==> flow/design.v <==
module C2(d00, d01, d10, d11, a1, b1, a0, b0, out);
	input d00, d01, d10, d11, a1, b1, a0, b0;
	output out;
	wire s1, s0;
	assign s1 = a1 || b1;
	assign s0 = a0 && b0;
	assign out = {s1, s0} == 2'b00 ? d00:
	     	{s1, s0} == 2'b01 ? d01:
	     	{s1, s0} == 2'b10 ? d10: d11;
endmodule
module Not(x, nx);
input x;
output nx;
C2 myc2(1'b1, 1'b1, 1'b1, 1'b0, x, x, x, x, nx);
endmodule
module Xor(a, b, c, out);
input a, b, c;
output out;
wire nc;
Not mynot(c, nc);
C2 myc2(c, nc, nc, c, a, b, a, b, out);
endmodule
module Co(a, b, c, out);
input a, b, c;
output out;
C2 myc2(1'b0, c, c, 1'b1, a, b, a, b, out);
endmodule
module FA(a, b, ci, co, res);
input a, b, ci;
output co, res;
Xor myxor(a, b, ci, res);
Co myco(a, b, ci, co);
endmodule
module And1bit(a, b, res);
input a, b;
output res;
C2 myc2(1'b0, 1'b0, 1'b0, 1'b1, a, b, a, b, res);
endmodule
module And5bit(a, b, res);
input [4:0] a, b;
output [4:0] res;
C2 myc21(1'b0, 1'b0, 1'b0, 1'b1, a[4], b[4], a[4], b[4], res[4]);
C2 myc22(1'b0, 1'b0, 1'b0, 1'b1, a[3], b[3], a[3], b[3], res[3]);
C2 myc23(1'b0, 1'b0, 1'b0, 1'b1, a[2], b[2], a[2], b[2], res[2]);
C2 myc24(1'b0, 1'b0, 1'b0, 1'b1, a[1], b[1], a[1], b[1], res[1]);
C2 myc25(1'b0, 1'b0, 1'b0, 1'b1, a[0], b[0], a[0], b[0], res[0]);
endmodule
module Or1bit(a0, a1, a2, a3, a4, a5, out);
input a0, a1, a2, a3, a4, a5;
output out;
wire w1, w2, w3, w4;
C2 myc21(1'b0, 1'b1, 1'b1, 1'b1, a0, a1, a0, a1, w1);
C2 myc22(1'b0, 1'b1, 1'b1, 1'b1, a2, a3, a2, a3, w2);
C2 myc23(1'b0, 1'b1, 1'b1, 1'b1, a4, a5, a4, a5, w3);
C2 myc24(1'b0, 1'b1, 1'b1, 1'b1, w1, w2, w1, w2, w4);
C2 myc25(1'b0, 1'b1, 1'b1, 1'b1, w4, w3, w4, w3, out);
endmodule
module Adder11(a, b, out);
	input [9:0] a, b;
	output [10:0] out;
	wire [10:0] c;
	FA FA1(a[0], b[0], 1'b0, c[0], out[0]);
	FA FA2(a[1], b[1], c[0], c[1], out[1]);
	FA FA3(a[2], b[2], c[1], c[2], out[2]);
	FA FA4(a[3], b[3], c[2], c[3], out[3]);
	FA FA5(a[4], b[4], c[3], c[4], out[4]);
	FA FA6(a[5], b[5], c[4], c[5], out[5]);
	FA FA7(a[6], b[6], c[5], c[6], out[6]);
	FA FA8(a[7], b[7], c[6], c[7], out[7]);
	FA FA9(a[8], b[8], c[7], c[8], out[8]);
	FA FA10(a[9], b[9], c[8], c[9], out[9]);
	FA FA11(a[9], b[9], c[9], c[10], out[10]);
endmodule	 
module Adder12(a, b, out);
	input [10:0] a, b;
	output [11:0] out;
	wire [11:0] c;
	FA FA1(a[0], b[0], 1'b0, c[0], out[0]);
	FA FA2(a[1], b[1], c[0], c[1], out[1]);
	FA FA3(a[2], b[2], c[1], c[2], out[2]);
	FA FA4(a[3], b[3], c[2], c[3], out[3]);
	FA FA5(a[4], b[4], c[3], c[4], out[4]);
	FA FA6(a[5], b[5], c[4], c[5], out[5]);
	FA FA7(a[6], b[6], c[5], c[6], out[6]);
	FA FA8(a[7], b[7], c[6], c[7], out[7]);
	FA FA9(a[8], b[8], c[7], c[8], out[8]);
	FA FA10(a[9], b[9], c[8], c[9], out[9]);
	FA FA11(a[10], b[10], c[9], c[10], out[10]); 
	FA FA12(a[10], b[10], c[10], c[11], out[11]);
endmodule	 
module Abs #(parameter N = 5) (a, signbit, out);
    input[N-1:0] a;
    input signbit;
    output[N-1:0] out;
    wire [10:0] tmpout;
    wire[N-1:0] not_a;
    wire co;
    genvar i;
    generate
        for (i = 0; i < N; i = i + 1) begin
            Xor xor_ins(a[i], signbit, 1'b0, not_a[i]);
        end
    endgenerate
   Adder11 adder1 ({{(10-N){1'b0}}, not_a}, {{9{1'b0}}, signbit}, tmpout);
   assign out = tmpout[N-1:0];
endmodule
module Cell(input xn, am, Sin, Cin, output Cout, Sout);
  wire t;
  And1bit myand1(xn, am, t);
  wire xortmp;
  Xor myxor(t, Sin, Cin, Sout);
  Xor myxor3(Sin, Cin, 1'b0, t1);
  And1bit myand2(t, t1, t2);
  And1bit myand3(Cin, Sin, t3);
  Or1bit myor1(t2, t3, 1'b0, 1'b0, 1'b0, 1'b0, Cout);
endmodule
module Multiplier(a_2, x_2, out);
  parameter m = 5;
  parameter n = 5;
  output [m+n-1:0] out;
  wire [m+n-1:0] product;
  input [m-1:0] a_2;
  input [n-1:0] x_2;
  wire [m-1:0] a;
  wire [n-1:0] x;
  Abs #(m) a1(a_2, a_2[m - 1], a);
  Abs #(m) a2(x_2, x_2[m - 1], x);
  wire c_partial[m*n:0] ;
  wire s_partial[m*n:0] ;
  genvar i;
  generate
    for(i=0; i<m; i=i+1)
    begin
      Cell mycell(x[0], a[i], 1'b0, 1'b0, c_partial[i], s_partial[i]);
    end
  endgenerate
  genvar j, k;
  generate
    for(k=0; k<n-1; k=k+1)
    begin
      for(j=0; j<m-1; j=j+1)
      begin
  	 Cell mycell2(x[k + 1], a[j], s_partial[m*(k + 1) + j - m + 1], c_partial[m*(k+1)+j-m], c_partial[m*(k+1)+j], s_partial[m*(k+1)+j]);
      end
    end
  endgenerate
  genvar z;
  generate
    for(z=0; z<n-1; z=z+1)
    begin
      Cell c_middle_last_col(x[z+1], a[+(m-1)], 1'b0, c_partial[m*(z+1)+(m-1)-m], c_partial[m*(z+1)+(m-1)], s_partial[m*(z+1)+(m-1)]);
    end
  endgenerate
  wire c_last_partial[m-1:0] ;
  wire s_last_partial[m-2:0] ;
  assign c_last_partial[0] = 1'b0;
  genvar l;
  generate
    for(l=0; l<m-1; l=l+1)
    begin
      FA c_last(c_partial[(n-1)*m+l], s_partial[(n-1)*m+l+1], c_last_partial[l], c_last_partial[l+1], s_last_partial[l]);
    end
  endgenerate
  generate
    for(i=0; i<n; i=i+1)
    begin
      assign product[i] = s_partial[m*i];
    end
  endgenerate
  generate
    for(i=n; i<n+m-1; i=i+1)
    begin
      assign product[i] = s_last_partial[i-n];
    end
  endgenerate
  assign product[m+n-1] = c_last_partial[m-2];
  wire signbit_res;
  Xor xor1(a_2[m-1], x_2[n-1], 1'b0, signbit_res);
  Abs #(m+n) newAbs(product, signbit_res, out);
endmodule
module Mux2to1(a, b, sel, c);
	input [4:0] a, b;
	input sel;
	output [4:0] c;
	C2 myc2(a[0], a[0], b[0], b[0], sel, sel, sel, sel, c[0]); 
	C2 myc21(a[1], a[1], b[1], b[1], sel, sel, sel, sel, c[1]);
	C2 myc22(a[2], a[2], b[2], b[2], sel, sel, sel, sel, c[2]);
	C2 myc23(a[3], a[3], b[3], b[3], sel, sel, sel, sel, c[3]);
	C2 myc24(a[4], a[4], b[4], b[4], sel, sel, sel, sel, c[4]);
endmodule    
module iszer(A, out);
input [4:0] A;
output out;
Or1bit myOr1(A[4], A[3], A[2], A[1], A[0], 1'b0, out);
endmodule
module reg5bit(a, en, clk, rst, out);
input clk, rst, en;
input [4:0] a;
output [4:0] out;
wire b4, b3, b2, b1, b0;
S2 reg4(out[4], a[4], 1'b0, 1'b0, 1'b0, 1'b0, en, en, rst, clk, b4);
S2 reg3(out[3], a[3], 1'b0, 1'b0, 1'b0, 1'b0, en, en, rst, clk, b3);
S2 reg2(out[2], a[2], 1'b0, 1'b0, 1'b0, 1'b0, en, en, rst, clk, b2);
S2 reg1(out[1], a[1], 1'b0, 1'b0, 1'b0, 1'b0, en, en, rst, clk, b1);
S2 reg0(out[0], a[0], 1'b0, 1'b0, 1'b0, 1'b0, en, en, rst, clk, b0);
assign out = {b4, b3, b2, b1, b0};
endmodule
module reg10bit(A, clk, rst, out);
input clk, rst;
input [9:0] A;
output [9:0] out;
wire b9, b8, b7, b6, b5, b4, b3, b2, b1, b0;
S2 reg9(A[9], 1'b0, 1'b0, 1'b0, 1'b0, 1'b0, 1'b0, 1'b0, rst, clk, b9);
S2 reg8(A[8], 1'b0, 1'b0, 1'b0, 1'b0, 1'b0, 1'b0, 1'b0,  rst, clk, b8);
S2 reg7(A[7], 1'b0, 1'b0, 1'b0, 1'b0, 1'b0, 1'b0, 1'b0,  rst, clk, b7);
S2 reg6(A[6], 1'b0, 1'b0, 1'b0, 1'b0, 1'b0, 1'b0, 1'b0,  rst, clk, b6);
S2 reg5(A[5], 1'b0, 1'b0, 1'b0, 1'b0, 1'b0, 1'b0, 1'b0, rst, clk, b5);
S2 reg4(A[4], 1'b0, 1'b0, 1'b0, 1'b0, 1'b0, 1'b0, 1'b0,  rst, clk, b4);
S2 reg3(A[3], 01'b0, 1'b0, 1'b0, 1'b0, 1'b0, 1'b0, 1'b0,  rst, clk, b3);
S2 reg2(A[2], 1'b0, 1'b0, 1'b0, 1'b0, 1'b0, 1'b0, 1'b0,  rst, clk, b2);
S2 reg1(A[1], 01'b0, 1'b0, 1'b0, 1'b0, 1'b0, 1'b0, 1'b0,  rst, clk, b1);
S2 reg0(A[0], 01'b0, 1'b0, 1'b0, 1'b0, 1'b0, 1'b0, 1'b0,  rst, clk, b0);
assign out = {b9, b8, b7, b6, b5, b4, b3, b2, b1, b0};
endmodule
module S2(d00, d01, d10, d11, a1, b1, a0, b0, clr, clk, out);
input d00, d01, d10, d11, a1, b1, a0, b0, clr, clk;
output reg out;
wire s1, s0, d;
assign s1 = a1 || b1;
assign s0 = a0 && b0;
assign d = {s1, s0} == 2'b00 ? d00 :
	   {s1, s0} == 2'b01 ? d01 :
	   {s1, s0} == 2'b10 ? d10 : d11;
always@(posedge clk) begin
	if (clr) out <= 1'b0;
	else out <= d;
end
endmodule
module Actfun(A, out);
input [11:0] A;
output [4:0] out;
wire lb;
wire[11:0] B;
assign lb = A[11];
C2 c0(A[11], 1'b0, 1'b0, 1'b0, lb, lb, lb, lb, B[11]);
C2 c1(A[10], 1'b0, 1'b0, 1'b0, lb, lb, lb, lb, B[10]);
C2 c2(A[9], 1'b0, 1'b0, 1'b0, lb, lb, lb, lb, B[9]);
C2 c3(A[8], 1'b0, 1'b0, 1'b0, lb, lb, lb, lb, B[8]);
C2 c4(A[7], 1'b0, 1'b0, 1'b0, lb, lb, lb, lb, B[7]);
C2 c5(A[6], 1'b0, 1'b0, 1'b0, lb, lb, lb, lb, B[6]);
C2 c6(A[5], 1'b0, 1'b0, 1'b0, lb, lb, lb, lb, B[5]);
C2 c7(A[4], 1'b0, 1'b0, 1'b0, lb, lb, lb, lb, B[4]);
C2 c8(A[3], 1'b0, 1'b0, 1'b0, lb, lb, lb, lb, B[3]);
C2 c9(A[2], 1'b0, 1'b0, 1'b0, lb, lb, lb, lb, B[2]);
C2 c10(A[1], 1'b0, 1'b0, 1'b0, lb, lb, lb, lb, B[1]);
C2 c11(A[0], 1'b0, 1'b0, 1'b0, lb, lb, lb, lb, B[0]);
assign out = {B[11], B[6:3]};
endmodule
module PU(x1, w1, x2, w2, x3, w3, x4, w4, clk, rst, out);
input [4:0] x1, x2, x3, x4, w1, w2, w3, w4;
input clk, rst;
output [4:0] out;
wire [9:0] mres1, mres2, mres3, mres4, mreg1, mreg2, mreg3, mreg4;
wire [10:0] addres1, addres2;
wire [11:0] addres3;
Multiplier mul1(x1, w1, mres1);
Multiplier mul2(x2, w2, mres2);
Multiplier mul3(x3, w3, mres3);
Multiplier mul4(x4, w4, mres4);
reg10bit reg1(mres1, clk, rst, mreg1);
reg10bit reg2(mres2, clk, rst, mreg2);
reg10bit reg3(mres3, clk, rst, mreg3);
reg10bit reg4(mres4, clk, rst, mreg4);
Adder11 add1(mreg1, mreg2, addres1);
Adder11 add2(mreg3, mreg4, addres2);
Adder12 add3(addres1, addres2, addres3);
Actfun myfun(addres3, out);
endmodule
module DataPath(clk, rst, ix1, ix2, ix3, ix4, ieps, wen, wene, sel, zer, out);
input clk, rst, wen, wene, sel;
input [4:0] ix1, ix2, ix3, ix4, ieps;
output zer;
output [4:0] out;
wire [4:0] xp1, xp2, xp3, xp4, w1, w2, w3, w4, x1, x2, x3, x4, eps, initx1, initx2, initx3, initx4;
wire zx1, zx2, zx3, zx4, nsel;
Mux2to1 mux1(ix1, xp1, sel, w1);
Mux2to1 mux2(ix2, xp2, sel, w2);
Mux2to1 mux3(ix3, xp3, sel, w3);
Mux2to1 mux4(ix4, xp4, sel, w4);
Not Not1(sel, nsel);
reg5bit my_x1(w1, wen, clk, rst, x1);
reg5bit my_x2(w2, wen, clk, rst, x2);
reg5bit my_x3(w3, wen, clk, rst, x3);
reg5bit my_x4(w4, wen, clk, rst, x4);
reg5bit my_ix1(ix1, nsel, clk, rst, initx1);
reg5bit my_ix2(ix2, nsel, clk, rst, initx2);
reg5bit my_ix3(ix3, nsel, clk, rst, initx3);
reg5bit my_ix4(ix4, nsel, clk, rst, initx4);
reg5bit my_eps(ieps, wene, clk, rst, eps);
wire [4:0] one2c = 4'b01000;
PU PU1(x1, one2c, x2, eps, x3, eps, x4, eps, clk, rst, xp1);
PU PU2(x1, eps, x2, one2c, x3, eps, x4, eps, clk, rst, xp2);
PU PU3(x1, eps, x2, eps, x3, one2c, x4, eps, clk, rst, xp3);
PU PU4(x1, eps, x2, eps, x3, eps, x4, one2c, clk, rst, xp4);
iszer zerx1(x1, zx1);
iszer zerx2(x2, zx2);
iszer zerx3(x3, zx3);
iszer zerx4(x4, zx4);
wire [4:0] resx1, resx2, resx3, resx4;
And5bit myand1({5{zx1}}, initx1, resx1);
And5bit myand2({5{zx2}}, initx2, resx2);
And5bit myand3({5{zx3}}, initx3, resx3);
And5bit myand4({5{zx4}}, initx4, resx4);
Or1bit myor1(resx1[0], resx2[0], resx3[0], resx4[0], 1'b0, 1'b0, out[0]);
Or1bit myor2(resx1[1], resx2[1], resx3[1], resx4[1], 1'b0, 1'b0, out[1]);
Or1bit myor3(resx1[2], resx2[2], resx3[2], resx4[2], 1'b0, 1'b0, out[2]);
Or1bit myor4(resx1[3], resx2[3], resx3[3], resx4[3], 1'b0, 1'b0, out[3]);
Or1bit myor5(resx1[4], resx2[4], resx3[4], resx4[4], 1'b0, 1'b0, out[4]);
wire rega1, rega2, rega3, rega4, rega5, rega6;
And1bit myand5(zx1, zx2, rega1);
And1bit myand6(zx1, zx3, rega2);
And1bit myand7(zx1, zx4, rega3);
And1bit myand8(zx2, zx3, rega4);
And1bit myand9(zx2, zx4, rega5);
And1bit myand10(zx3, zx4, rega6);
Or1bit mynewor(rega1, rega2, rega3, rega4, rega5, rega6, zer);
endmodule
module controller(clk, rst, start, zer, wen, wenep, sel, done);
	input clk, rst, start, zer;
	output wen, wenep, sel, done;
	wire Q1, Q2, Q3, Q21, Q22, Q23, Q31, Q32, wen2;
	S2 newQ1(1'b0, 1'b1, 1'b0, 1'b0, Q1, zer, Q2, Q3, rst, clk, Q1);
	C2 newQ21(1'b0, 1'b0, 1'b1, 1'b0, Q2, Q2, Q3, Q3, Q21);
	C2 newQ22(1'b0, 1'b0, 1'b0, 1'b1, Q2, Q2, zer, zer, Q22);
	C2 newQ23(1'b0, 1'b1, 1'b0, 1'b0, Q2, start, Q3, Q3, Q23);
	S2 newQ2(Q23, Q23, 1'b1, 1'b1, Q21, Q22, 1'b1, 1'b1, rst, clk, Q2);
	C2 newQ31(1'b0, 1'b0, 1'b1, 1'b0, Q2, Q2, Q3, Q3, Q31);
	C2 newQ32(1'b0, 1'b1, 1'b0, 1'b0, Q1, Q2, start, start, Q32);
	S2 newQ3(1'b0, 1'b0, 1'b1, 1'b1, Q31, Q32, 1'b1, 1'b1, rst, clk, Q3);
	C2 newwen1(1'b0, 1'b1, 1'b0, 1'b0, Q1, Q2, Q3, Q3, wenep);
	C2 newwen2(1'b0, 1'b1, 1'b0, 1'b0, Q1, Q1, Q2, Q3, sel);
	C2 newwen(1'b0, 1'b0, 1'b1, 1'b1, wenep, sel, 1'b1, 1'b1, wen);
	C2 newdone(1'b0, 1'b1, 1'b0, 1'b0, Q2, Q3, Q1, Q1, done);
endmodule
module maxfinder(clk, rst, start, x1, x2, x3, x4, eps, done, result);
input clk, start, rst;
input [4:0] x1, x2, x3, x4, eps;
output done;
output [4:0] result;
wire wen, wenep, sel, zer;
DataPath datapath(clk, rst, x1, x2, x3, x4, eps, wen, wenep, sel, zer, result);
controller con(clk, rst, start, zer, wen, wenep, sel, done);
endmodule
* From RTL to reports: maxfinder
Tool output for the design above, in the order of the flow.
Line numbers count from 1 in the design file above.
Library cell names are shortened.
A cell with - has no value.
- Top module :: maxfinder
- Clock input :: clk
- Library :: sky130hd
- Timing corner :: tt_025C_1v80

* After elaboration
Yosys after proc, flatten, opt, wreduce and memory -nomap, before mapping. Memory bits, and registers merged into a memory's read port (data or address), are not among the register bits. Print and check cells are not counted.
- Register bits after elaboration :: 128
- Output and inout port bits :: 6
- Input bits :: 28
- Eq/ne operators :: 2308
- Reduce/logical cells :: 3964
- Multiplexer cells :: 5711
** Operators with widths (number)
- 1-bit 2-to-1 mux :: 5711
- 2-bit zero test :: 2004
- 2-bit by 1-bit == test with 1-bit output (second input constant) :: 1157
- 2-bit == test (second input constant) :: 1151
- 1-bit logical OR :: 978
- 1-bit logical AND :: 972
- 2-bit OR reduction :: 10

* Depth
Yosys ltp: most cells in a row. Word level: on the elaborated netlist, between registers, memories and ports. Mapped: between sequential cells and ports; inverters and the memories' decode and read muxes count.
- Depth in word-level cells :: 125
- ABC_AREA :: 0
- Mapped depth :: 31
- Gate-level depth less buffers :: 31

* Synthesis result
Source: synth_stat.txt of the flow (Yosys; design flattened, memories mapped). It holds for the ABC_AREA given above (unset counts as 0); a run with the other value may have another netlist.
The area totals of this step are shown rounded.
** Cells by type
- ha_1 :: number 234, area in all 2.93E+03 µm²
- dfxtp_1 :: number 116, area in all 2.32E+03 µm²
- fa_1 :: number 114, area in all 2.28E+03 µm²
- inv_1 :: number 228, area in all 855.821 µm²
- and2_1 :: number 71, area in all 444.176 µm²
- nand2_1 :: number 114, area in all 427.91 µm²
- a21oi_1 :: number 76, area in all 380.365 µm²
- xnor2_1 :: number 41, area in all 359.094 µm²
- nor2b_1 :: number 57, area in all 356.592 µm²
- xor2_1 :: number 34, area in all 297.786 µm²
- nor2_1 :: number 55, area in all 206.448 µm²
- clkbuf_1 :: number 37, area in all 138.883 µm²
- o21ai_0 :: number 23, area in all 115.11 µm²
- a211oi_1 :: number 12, area in all 90.086 µm²
- a22oi_1 :: number 11, area in all 82.579 µm²
- a222oi_1 :: number 8, area in all 80.077 µm²
- nor3_1 :: number 15, area in all 75.072 µm²
- a21o_1 :: number 9, area in all 67.565 µm²
Other cell types: 51; their cells: 129.
- Area of sequential cells :: 0.00232 mm²
- Flip-flop cells :: 116
- Cell count :: 1384
- Mapped area :: 0.0125 mm²
The figures by module come from a second, unflattened synthesis with its own total; it is not the netlist above.
- Cells (unflattened synthesis) :: 33578
- Area total of the unflattened synthesis :: 0.282 mm²
Rows give one instance, submodules left out.
** By module
- C2 :: area 0.00003 mm², instances 7782, cells 3
- Not :: area 0.0000075 mm², instances 1865, cells 2
- S2 :: area 0.0000638 mm², instances 208, cells 5
- And1bit :: area 0.0000075 mm², instances 1206, cells 2
- Co :: area 0.0000075 mm², instances 728, cells 2
- Or1bit :: area 0.0000075 mm², instances 410, cells 2
- Cell :: area 0.0000038 mm², instances 400, cells 1
- reg10bit :: area 0.0000788 mm², instances 16, cells 11
- reg5bit :: area 0.0000413 mm², instances 9, cells 6
- Adder11 :: area 0.0000038 mm², instances 56, cells 1
- Abs #(N=5) :: area 0.0000038 mm², instances 32, cells 1
- Abs #(N=10) :: area 0.0000038 mm², instances 16, cells 1
- Multiplier :: area 0.0000038 mm², instances 16, cells 1
- And5bit :: area 0.0000075 mm², instances 4, cells 2
Further modules, not shown: 10.

* Path before layout
OpenSTA on the mapped netlist: ideal clock, no wires. The path of least setup slack (recovery checks aside). Input and output delay are each 20% of the period. Register names are those of the netlist, which keeps one name where synthesis merged equal registers.
- Kind :: reg-to-reg
- Start point :: register (name not given)
- End point :: register datapath.my_x1.reg1.out
- Stages on the path :: 25
- Data arrival time :: 5.812 ns
- Launch time at the first pin :: 0.000 ns
- Data required time :: 8.900 ns
- Path buffers :: 0
- Slack :: 3.088 ns
- Clock period :: 9.0 ns
- Path delay :: 5.912 ns
- Synthesis period reached :: 5.912 ns
"path delay" is the arrival time less input delay plus setup time.
"stages on the path" counts driving pins, that of a launching flip-flop among them; a cell with two outputs on the path counts twice.
"synthesis period reached" is the clock period less the worst setup slack; recovery checks do not enter. This is arithmetic on one report: input and output delays are still those of the set period (20% each).
Between the ends stands the longest chain of elaborated cells between them, by number of cells; it is not shown to be the way that was timed. Of several equally long chains one is given.
A line is the first line of the expression or statement that the cell stems from. Yosys adds cells for indexed reads and writes and turns some case tables into memories.
- Path through :: dfxtp_1 > inv_1 > ha_1 > ha_1 > a211oi_1 > fa_1 > inv_1 > fa_1 > fa_1 > fa_1 > fa_1 > inv_1 > fa_1 > fa_1 > inv_1 > ha_1 > a21boi_0 > o31a_1 > ha_1 > a21oi_1 > o21ai_0 > a21oi_1 > nor2_1 > a211o_1 > a2111oi_4
- Cells in the longest elaborated chain :: 54
** RTL lines, path post-synthesis
- 1-bit logical AND :: RTL line 6 : assign s0 = a0 && b0;
- 2-bit == test :: RTL line 9 : {s1, s0} == 2'b10 ? d10: d11;
- 1-bit 2-to-1 mux :: RTL line 9
- 1-bit 2-to-1 mux :: RTL line 8 : {s1, s0} == 2'b01 ? d01:
- 1-bit 2-to-1 mux :: RTL line 7 : assign out = {s1, s0} == 2'b00 ? d00:
- 2-bit == test :: RTL line 9
- 1-bit 2-to-1 mux :: RTL line 9
- [40 not listed]
- 1-bit 2-to-1 mux :: RTL line 7
- 2-bit zero test :: RTL line 7
- 1-bit 2-to-1 mux :: RTL line 7
- 1-bit 2-to-1 mux :: RTL line 8
- 1-bit 2-to-1 mux :: RTL line 7
- 1-bit 2-to-1 mux :: RTL line 232 : {s1, s0} == 2'b01 ? d01 :
- 1-bit 2-to-1 mux :: RTL line 231 : assign d = {s1, s0} == 2'b00 ? d00 :
- end: assignment :: RTL line 235 : if (clr) out <= 1'b0;
- end: assignment :: RTL line 236 : else out <= d;
- end: declaration :: RTL line 227 : output reg out;

* Timing after layout
From the final timing report of run A: the path of least setup slack in the routed layout; clock arrival at registers is part of the times.
- Kind :: reg-to-reg
- Start point :: register (name not given)
- End point :: register datapath.my_x1.reg1.out
- Path buffers :: 0
- Data arrival time :: 6.96 ns
- Slack :: 1.34 ns
- Stages on the path :: 27
- Launch time at the first pin :: 0.44 ns
- Data required time :: 8.30 ns
- Clock period :: 7.95 ns
Between the ends stands the longest chain of elaborated cells between them, by number of cells; it is not shown to be the way that was timed. Of several equally long chains one is given.
- Path through :: dfxtp_1 > inv_1 > ha_1 > ha_1 > a211oi_1 > fa_1 > inv_1 > fa_1 > fa_1 > fa_1 > fa_1 > inv_1 > fa_1 > fa_1 > inv_1 > ha_1 > a21oi_1 > o21ai_0 > o31a_1 > inv_1 > ha_1 > a21oi_1 > o21ai_0 > a21oi_1 > nor2_1 > a211o_1 > a2111oi_4
- Cells in the longest elaborated chain :: 54
** RTL lines, path post-layout
- 1-bit logical AND :: RTL line 6 : assign s0 = a0 && b0;
- 2-bit == test :: RTL line 9 : {s1, s0} == 2'b10 ? d10: d11;
- 1-bit 2-to-1 mux :: RTL line 9
- 1-bit 2-to-1 mux :: RTL line 8 : {s1, s0} == 2'b01 ? d01:
- 1-bit 2-to-1 mux :: RTL line 7 : assign out = {s1, s0} == 2'b00 ? d00:
- 2-bit == test :: RTL line 9
- 1-bit 2-to-1 mux :: RTL line 9
- [40 not listed]
- 1-bit 2-to-1 mux :: RTL line 7
- 2-bit zero test :: RTL line 7
- 1-bit 2-to-1 mux :: RTL line 7
- 1-bit 2-to-1 mux :: RTL line 8
- 1-bit 2-to-1 mux :: RTL line 7
- 1-bit 2-to-1 mux :: RTL line 232 : {s1, s0} == 2'b01 ? d01 :
- 1-bit 2-to-1 mux :: RTL line 231 : assign d = {s1, s0} == 2'b00 ? d00 :
- end: assignment :: RTL line 235 : if (clr) out <= 1'b0;
- end: assignment :: RTL line 236 : else out <= d;
- end: declaration :: RTL line 227 : output reg out;

Lab notebook: maxfinder

Top module maxfinder; platform sky130hd; tools Yosys and OpenROAD; 4 stored runs in no particular order. Input and output delays are each 20% of the period that was set; the output load is 0.01 pF.
"period reached" = clock period - worst setup slack. The figure is calculated, with input and output delays left at 20% of the set period.
"time on the worst setup path" = time allowed to the worst setup path (clock period - input delay - output delay, where it has them) - its slack; a late launch clock adds to it, a late capture clock takes from it.
"power consumption": no workload was simulated; the value follows from the tool's default switching activity.
The measured numbers are rounded.

** Run A
- Settings :: CAP_MARGIN=30; CELL_PAD_IN_SITES_GLOBAL_PLACEMENT=1; CORE_ASPECT_RATIO=1.75; CORE_MARGIN=4; CORE_UTILIZATION=35; GPL_ROUTABILITY_DRIVEN=1; MAX_ROUTING_LAYER=met5; MIN_ROUTING_LAYER=met2; PLACE_DENSITY_LB_ADDON=0.19; TNS_END_PERCENT=10; period_ns=7.95; SLEW_MARGIN=20
- Period reached :: 6.611 ns
- Time on the worst setup path :: 6.61 ns
- Class of the worst setup path :: reg-to-reg
- Die area :: 0.039 mm²
- Power consumption :: 0.00315 W
- Utilization after layout :: 39.6 %
- Final worst hold slack :: 0.451 ns
- Standard-cell area after routing :: 0.014 mm²
- Summed negative setup slack :: 0.000 ns
- Synthesized cell area :: 0.0125 mm²
- Smallest setup slack :: 1.34 ns

** Run B
- Settings :: CORE_UTILIZATION=40; period_ns=9.0; CAP_MARGIN=20; CORE_MARGIN=2; SLEW_MARGIN=20
- Period reached :: 6.452 ns
- Time on the worst setup path :: 6.45 ns
- Class of the worst setup path :: reg-to-reg
- Die area :: 0.0328 mm²
- Power consumption :: 0.00255 W
- Utilization after layout :: 44.8 %
- Final worst hold slack :: 0.451 ns
- Standard-cell area after routing :: 0.0138 mm²
- Summed negative setup slack :: 0.000 ns
- Synthesized cell area :: 0.0125 mm²
- Smallest setup slack :: 2.55 ns

** Run C
- Settings :: ABC_AREA=0; CELL_PAD_IN_SITES_GLOBAL_PLACEMENT=0; CORE_ASPECT_RATIO=0.73; CORE_UTILIZATION=30; GPL_TIMING_DRIVEN=1; MAX_ROUTING_LAYER=met4; PLACE_DENSITY=0.95; SETUP_SLACK_MARGIN=0.08; period_ns=11.2; CAP_MARGIN=20; CORE_MARGIN=2; SLEW_MARGIN=20
- Period reached :: 6.679 ns
- Time on the worst setup path :: 6.68 ns
- Class of the worst setup path :: reg-to-reg
- Die area :: 0.0434 mm²
- Power consumption :: 0.00217 W
- Utilization after layout :: 34.2 %
- Final worst hold slack :: 0.451 ns
- Standard-cell area after routing :: 0.014 mm²
- Summed negative setup slack :: 0.000 ns
- Synthesized cell area :: 0.0125 mm²
- Smallest setup slack :: 4.52 ns

** Run D
- Settings :: CAP_MARGIN=10; CORE_MARGIN=9; CTS_CLUSTER_SIZE=11; GPL_TIMING_DRIVEN=0; MIN_ROUTING_LAYER=met2; SLEW_MARGIN=10; period_ns=9.0; CORE_UTILIZATION=40
- Period reached :: 6.886 ns
- Time on the worst setup path :: 6.89 ns
- Class of the worst setup path :: reg-to-reg
- Die area :: 0.038 mm²
- Power consumption :: 0.00265 W
- Utilization after layout :: 45.3 %
- Final worst hold slack :: 0.451 ns
- Standard-cell area after routing :: 0.0139 mm²
- Summed negative setup slack :: 0.000 ns
- Synthesized cell area :: 0.0125 mm²
- Smallest setup slack :: 2.11 ns
